==> flow/design.v <==
`timescale 1ns/1ps
module array_mult_top (
    input             clk,
    input      [15:0] a,
    input      [15:0] b,
    output reg [31:0] p
);
    reg  [15:0] a_q, b_q;
    wire [31:0] prod;
    array_multiplier u_mult (
        .in_A(a_q),
        .in_B(b_q),
        .prod_out(prod)
    );
    always @(posedge clk) begin
        a_q <= a;
        b_q <= b;
        p   <= prod;
    end
endmodule

`timescale 1ns/1ps
module array_multiplier (
    input  [15:0] in_A,
    input  [15:0] in_B,
    output [31:0] prod_out
);
    wire [15:0] pp [15:0];   
    genvar i, j;
    generate
        for (i = 0; i < 16; i = i + 1) begin : GEN_PP_ROW
            for (j = 0; j < 16; j = j + 1) begin : GEN_PP_COL
                assign pp[i][j] = in_A[j] & in_B[i];
            end
        end
    endgenerate
    wire [31:0] row_sum [15:0];
    wire [31:0] row_carry [15:0];
    assign row_sum[0]   = {16'b0, pp[0]};
    assign row_carry[0] = 32'b0;
    genvar r;
    generate
        for (r = 1; r < 16; r = r + 1) begin : ADDER_ROWS
            wire [31:0] shifted_pp = { {16 - r{1'b0}}, pp[r], {r{1'b0}} };
            adder32 ADD_STAGE (
                .in_a(row_sum[r-1]),
                .in_b(shifted_pp),
                .cin(1'b0),
                .sum(row_sum[r]),
                .cout(row_carry[r])
            );
        end
    endgenerate
    assign prod_out = row_sum[15];
endmodule
module adder32 (
    input  [31:0] in_a,
    input  [31:0] in_b,
    input         cin,
    output [31:0] sum,
    output        cout
);
    wire [31:0] carry;
    genvar k;
    full_adder FA0 (.a(in_a[0]), .b(in_b[0]), .cin(cin), .sum(sum[0]), .cout(carry[0]));
    generate
        for (k = 1; k < 32; k = k + 1) begin : FA_CHAIN
            full_adder FAi (.a(in_a[k]), .b(in_b[k]), .cin(carry[k-1]), .sum(sum[k]), .cout(carry[k]));
        end
    endgenerate
    assign cout = carry[31];
endmodule
module full_adder (
    input  a,
    input  b,
    input  cin,
    output sum,
    output cout
);
    assign sum  = a ^ b ^ cin;
    assign cout = (a & b) | (b & cin) | (a & cin);
endmodule
# Step by step through the tools: array_mult_top
# Tool output for the design above, in the order of the flow.
# Line numbers count from 1 in the design file above.
# Operators carry their Yosys type and port widths (W data, S select, Z words).
# Library cell names are shortened.
# The mark -- stands for no value.
dict set report inputs {
  top_module {array_mult_top}
  clock_port {clk}
  lib {sky130hd}
  pvt_corner {tt_025C_1v80}
}

# Elaborated design
# Counts by Yosys on the flattened word-level netlist (proc, flatten, opt, wreduce; memories kept). Register bits leave out memories and registers merged into their read ports (data or address); mux counts leave out enables and synchronous resets folded into registers. Print and check cells are left out. Cells with the same type and inputs are merged into one.
dict set report op_classes {
  n_addsub 0
  multipliers 0
  n_div 0
  n_cmp 0
  n_eq 0
  shift 0
  muxes 0
  n_logic 1856
  n_reduce_logical 0
}
# op n
set ops {}
lappend ops {{$and A1 B1 Y1} 944}
lappend ops {{$xor A1 B1 Y1} 464}
lappend ops {{$or A1 B1 Y1} 448}
dict set report bits {
  regBits 64
  latchBits 0
  mem_bits_rw 0
  rom_bits 0
  clocked_rd_ports_x_width 0
  mem_count 0
  input_bits 33
  output_inout_bits 32
  wordCells 1859
}

# Depth
# Depth = most cells in a row (Yosys ltp): at word level without a register or memory, in the mapped netlist without a sequential cell, where the memories' decode and read muxes count.
dict set report logic_depth {
  depth_word 116
  ABC_AREA 0
  depth_mapped 80
  ltp_nobuf 79
}

# After synthesis
# Yosys stat after the flow's synthesis: flattened, memories mapped to cells. It holds for the ABC_AREA given above (unset counts as 0); a run with the other value may have another netlist.
# cell n area_total_um2
set by_type {}
lappend by_type {fa_1 224 4.48E+03}
lappend by_type {and2_1 211 1.32E+03}
lappend by_type {dfxtp_1 64 1.28E+03}
lappend by_type {inv_1 88 330.317}
lappend by_type {buf_6 21 236.477}
lappend by_type {ha_1 16 200.192}
lappend by_type {nand2_1 32 120.115}
lappend by_type {and2_2 13 97.594}
lappend by_type {buf_4 11 82.579}
dict set report synth_totals {
  stdcells 680
  mapped_area_um2 8152.8
  seqArea_um2 1281.2
  flip_flops 64
  n_buf 32
}
# By module: a second synthesis without flattening, with its own total; a netlist apart from the flattened one above.
dict set report hier_totals {
  hier_cells 833
  area_unflattened_um2 12792.3
}
# Each row is one instance without its submodules.
# module instances cells mod_area_um2 seq_area_um2
set modules {}
lappend modules {full_adder 480 1 20.0 0.0}
lappend modules {array_multiplier 1 289 1901.8 0.0}
lappend modules {array_mult_top 1 64 1281.2 1281.2}
lappend modules {adder32 15 0 0.0 0.0}

# Timing after synthesis
# Path of least setup slack by OpenSTA after synthesis, without wires, with an ideal clock, recovery checks aside; 20% of the period is set as input and as output delay. Where synthesis merged equal registers, the netlist keeps one of their names.
dict set report synth_timing {
  kind {register -> register}
  from {register b_q[0]}
  to {register p[30]}
  period_ps 20000
  setup_time_ps 57
  t_first_pin_ps 0
  arrival_ps 19377
  t_required_ps 19943
  path_slack_ps 566
  path_delay_ps 19434
  driving_pins 55
  path_buffers 1
  synth_period_reached_ps 19434
}
# "path_delay_ps" is the arrival time less input delay plus setup time.
# "driving_pins" counts driving pins, that of a launching flip-flop among them; a cell with two outputs on the path counts twice.
# "synth_period_reached_ps" is the clock period less the worst setup slack; recovery checks do not enter. This is arithmetic on one report: input and output delays are still those of the set period (20% each).
# The rows between start and end are the longest chain of elaborated cells between them; the timing report does not say that the signal goes this way. Where chains are equally long, one stands for them.
# A line is the first line of the expression or statement that the cell stems from. Yosys adds cells for indexed reads and writes and turns some case tables into memories.
dict set report synth_via {
  path_cell_list {dfxtp_1 -> buf_6 -> and2_1 -> ha_1 -> inv_1 -> fa_1 -> fa_1 -> inv_1 -> fa_1 -> fa_1 -> fa_1 -> fa_1 -> fa_1 -> fa_1 -> fa_1 -> fa_1 -> fa_1 -> fa_1 -> [... 19 more ...] -> fa_1 -> fa_1 -> fa_1 -> fa_1 -> fa_1 -> fa_1 -> fa_1 -> fa_1 -> fa_1 -> fa_1 -> fa_1 -> fa_1 -> fa_1 -> fa_1 -> fa_1 -> inv_1 -> fa_1 -> inv_1}
  elab_chain_len 114
  cone_cells 1567
  cone_lines 3
  classes_between {1567 x logic}
}
# item line
set synth_rtl {}
lappend synth_rtl {{start: declaration} 8} ;# reg  [15:0] a_q, b_q;
lappend synth_rtl {{start: assignment} 17} ;# b_q <= b;
lappend synth_rtl {{$and A1 B1 Y1} 33} ;# assign pp[i][j] = in_A[j] & in_B[i];
lappend synth_rtl {{$and A1 B1 Y1 x2} 81} ;# assign cout = (a & b) | (b & cin) | (a & cin);
lappend synth_rtl {{$or A1 B1 Y1 x2} 81}
lappend synth_rtl {{$and A1 B1 Y1} 81}
lappend synth_rtl {{$or A1 B1 Y1 x2} 81}
lappend synth_rtl {{$and A1 B1 Y1} 81}
lappend synth_rtl {{$or A1 B1 Y1 x2} 81}
lappend synth_rtl {{[... 93 more ...]} --}
lappend synth_rtl {{$and A1 B1 Y1} 81}
lappend synth_rtl {{$or A1 B1 Y1 x2} 81}
lappend synth_rtl {{$and A1 B1 Y1} 81}
lappend synth_rtl {{$or A1 B1 Y1 x2} 81}
lappend synth_rtl {{$and A1 B1 Y1} 81}
lappend synth_rtl {{$or A1 B1 Y1 x2} 81}
lappend synth_rtl {{$xor A1 B1 Y1} 80} ;# assign sum  = a ^ b ^ cin;
lappend synth_rtl {{end: assignment} 18} ;# p   <= prod;
lappend synth_rtl {{end: declaration} 6} ;# output reg [31:0] p

# Worst path after layout
# From the final timing report of flow run A: the path of least setup slack in the routed layout; clock arrival at registers is part of the times.
# The report prints the path's times to 10 ps; the period is as set.
dict set report layout_timing {
  kind {register -> register}
  from {register a_q[1]}
  to {register p[30]}
  period_ps 25900
  setup_time_ps 50
  t_first_pin_ps 360
  arrival_ps 21110
  t_required_ps 26210
  path_slack_ps 5110
  driving_pins 52
  path_buffers 0
}
# The rows between start and end are the longest chain of elaborated cells between them; the timing report does not say that the signal goes this way. Where chains are equally long, one stands for them.
dict set report layout_via {
  path_cell_list {dfxtp_1 -> and2_1 -> ha_1 -> inv_1 -> fa_1 -> fa_1 -> inv_1 -> fa_1 -> fa_1 -> fa_1 -> fa_1 -> fa_1 -> fa_1 -> fa_1 -> fa_1 -> fa_1 -> fa_1 -> inv_1 -> [... 16 more ...] -> fa_1 -> fa_1 -> fa_1 -> fa_1 -> fa_1 -> fa_1 -> fa_1 -> fa_1 -> fa_1 -> fa_1 -> fa_1 -> fa_1 -> fa_1 -> fa_1 -> fa_1 -> inv_1 -> fa_1 -> inv_1}
  elab_chain_len 114
  cone_cells 1542
  cone_lines 3
  classes_between {1542 x logic}
}
# item line
set layout_rtl {}
lappend layout_rtl {{start: declaration} 8} ;# reg  [15:0] a_q, b_q;
lappend layout_rtl {{start: assignment} 16} ;# a_q <= a;
lappend layout_rtl {{$and A1 B1 Y1} 33} ;# assign pp[i][j] = in_A[j] & in_B[i];
lappend layout_rtl {{$and A1 B1 Y1 x2} 81} ;# assign cout = (a & b) | (b & cin) | (a & cin);
lappend layout_rtl {{$or A1 B1 Y1 x2} 81}
lappend layout_rtl {{$and A1 B1 Y1} 81}
lappend layout_rtl {{$or A1 B1 Y1 x2} 81}
lappend layout_rtl {{$and A1 B1 Y1} 81}
lappend layout_rtl {{$or A1 B1 Y1 x2} 81}
lappend layout_rtl {{[... 93 more ...]} --}
lappend layout_rtl {{$and A1 B1 Y1} 81}
lappend layout_rtl {{$or A1 B1 Y1 x2} 81}
lappend layout_rtl {{$and A1 B1 Y1} 81}
lappend layout_rtl {{$or A1 B1 Y1 x2} 81}
lappend layout_rtl {{$and A1 B1 Y1} 81}
lappend layout_rtl {{$or A1 B1 Y1 x2} 81}
lappend layout_rtl {{$xor A1 B1 Y1} 80} ;# assign sum  = a ^ b ^ cin;
lappend layout_rtl {{end: assignment} 18} ;# p   <= prod;
lappend layout_rtl {{end: declaration} 6} ;# output reg [31:0] p

Data sheet: physical implementation of array_mult_top

Top module array_mult_top; platform sky130hd; tools Yosys and OpenROAD; 2 stored runs in no particular order. Input and output delays are each 20% of the period that was set; the output load is 0.01 pF.
"timing.achieved_period_ps" is the run's clock period less its worst setup slack. It is reckoned from that one timing run; input and output delays stay at 20% of the period that was set.
"critical_path_time_ps": the worst setup path's part of the clock period (all of it between registers, 20% less for each end at a port) less its slack. A launch clock that arrives late makes it longer, a capture clock that arrives late makes it shorter.
"critical_path_time_ps" is given in steps of 10 ps.

[flow] flow run A: files
==> flow/run.sh <==
#!/bin/bash
# the make line also repeats the synthesis and layout settings of config.mk as NAME=value (left out here)
make -C /OpenROAD-flow-scripts/flow DESIGN_CONFIG=/design/flow/config.mk WORK_HOME=/design/flow/orfs CLKGATE_MAP_FILE= finish
==> flow/config.mk <==
export PLATFORM = sky130hd
export DESIGN_NAME = array_mult_top
export DESIGN_NICKNAME = array_mult_top
export VERILOG_FILES = /design/flow/design.v
export SDC_FILE = /design/flow/constraint.sdc
export NUM_CORES = 4
export LEC_CHECK = 0
export CAP_MARGIN = 10
export CELL_PAD_IN_SITES_DETAIL_PLACEMENT = 2
export CORE_ASPECT_RATIO = 1.18
export CORE_MARGIN = 2
export CORE_UTILIZATION = 15
export CTS_CLUSTER_DIAMETER = 384
export CTS_CLUSTER_SIZE = 53
export MAX_ROUTING_LAYER = met5
export MIN_ROUTING_LAYER = met1
export SLEW_MARGIN = 15
export TNS_END_PERCENT = 10
==> flow/constraint.sdc <==
create_clock -name core_clock -period 25.9 [get_ports {clk}]
set_input_delay 5.1800 -clock core_clock [delete_from_list [all_inputs] [get_ports {clk}]]
set_output_delay 5.1800 -clock core_clock [all_outputs]
set_load 0.01 [all_outputs]

[flow] flow run A: metrics
[metrics] dieArea_um2 = 56240.0
[metrics] tns_ps = 0
[metrics] finalCellArea_um2 = 9645.5
[metrics] worstSetupSlack_ps = 5106
[metrics] critical_path_time_ps = 20790
[metrics] timing.worst_path_kind = register -> register
[metrics] timing.achieved_period_ps = 20794
[metrics] synth_area_um2 = 8152.8
[metrics] layout_utilization_frac = 0.18
[metrics] holdWs_ps = 755

[flow] flow run B: files
==> flow/run.sh <==
#!/bin/bash
# the make line also repeats the synthesis and layout settings of config.mk as NAME=value (left out here)
make -C /OpenROAD-flow-scripts/flow DESIGN_CONFIG=/design/flow/config.mk WORK_HOME=/design/flow/orfs CLKGATE_MAP_FILE= finish
==> flow/config.mk <==
export PLATFORM = sky130hd
export DESIGN_NAME = array_mult_top
export DESIGN_NICKNAME = array_mult_top
export VERILOG_FILES = /design/flow/design.v
export SDC_FILE = /design/flow/constraint.sdc
export NUM_CORES = 4
export LEC_CHECK = 0
export CAP_MARGIN = 20
export CELL_PAD_IN_SITES_DETAIL_PLACEMENT = 2
export CELL_PAD_IN_SITES_GLOBAL_PLACEMENT = 3
export CORE_ASPECT_RATIO = 1.76
export CORE_MARGIN = 8
export CORE_UTILIZATION = 72
export HOLD_SLACK_MARGIN = 0.01
export MAX_ROUTING_LAYER = met4
export PLACE_DENSITY = 0.42
export SLEW_MARGIN = 0
export TNS_END_PERCENT = 100
==> flow/constraint.sdc <==
create_clock -name core_clock -period 12.8 [get_ports {clk}]
set_input_delay 2.5600 -clock core_clock [delete_from_list [all_inputs] [get_ports {clk}]]
set_output_delay 2.5600 -clock core_clock [all_outputs]
set_load 0.01 [all_outputs]

[flow] flow run B: stopped before the end: placement reported GPL-0301
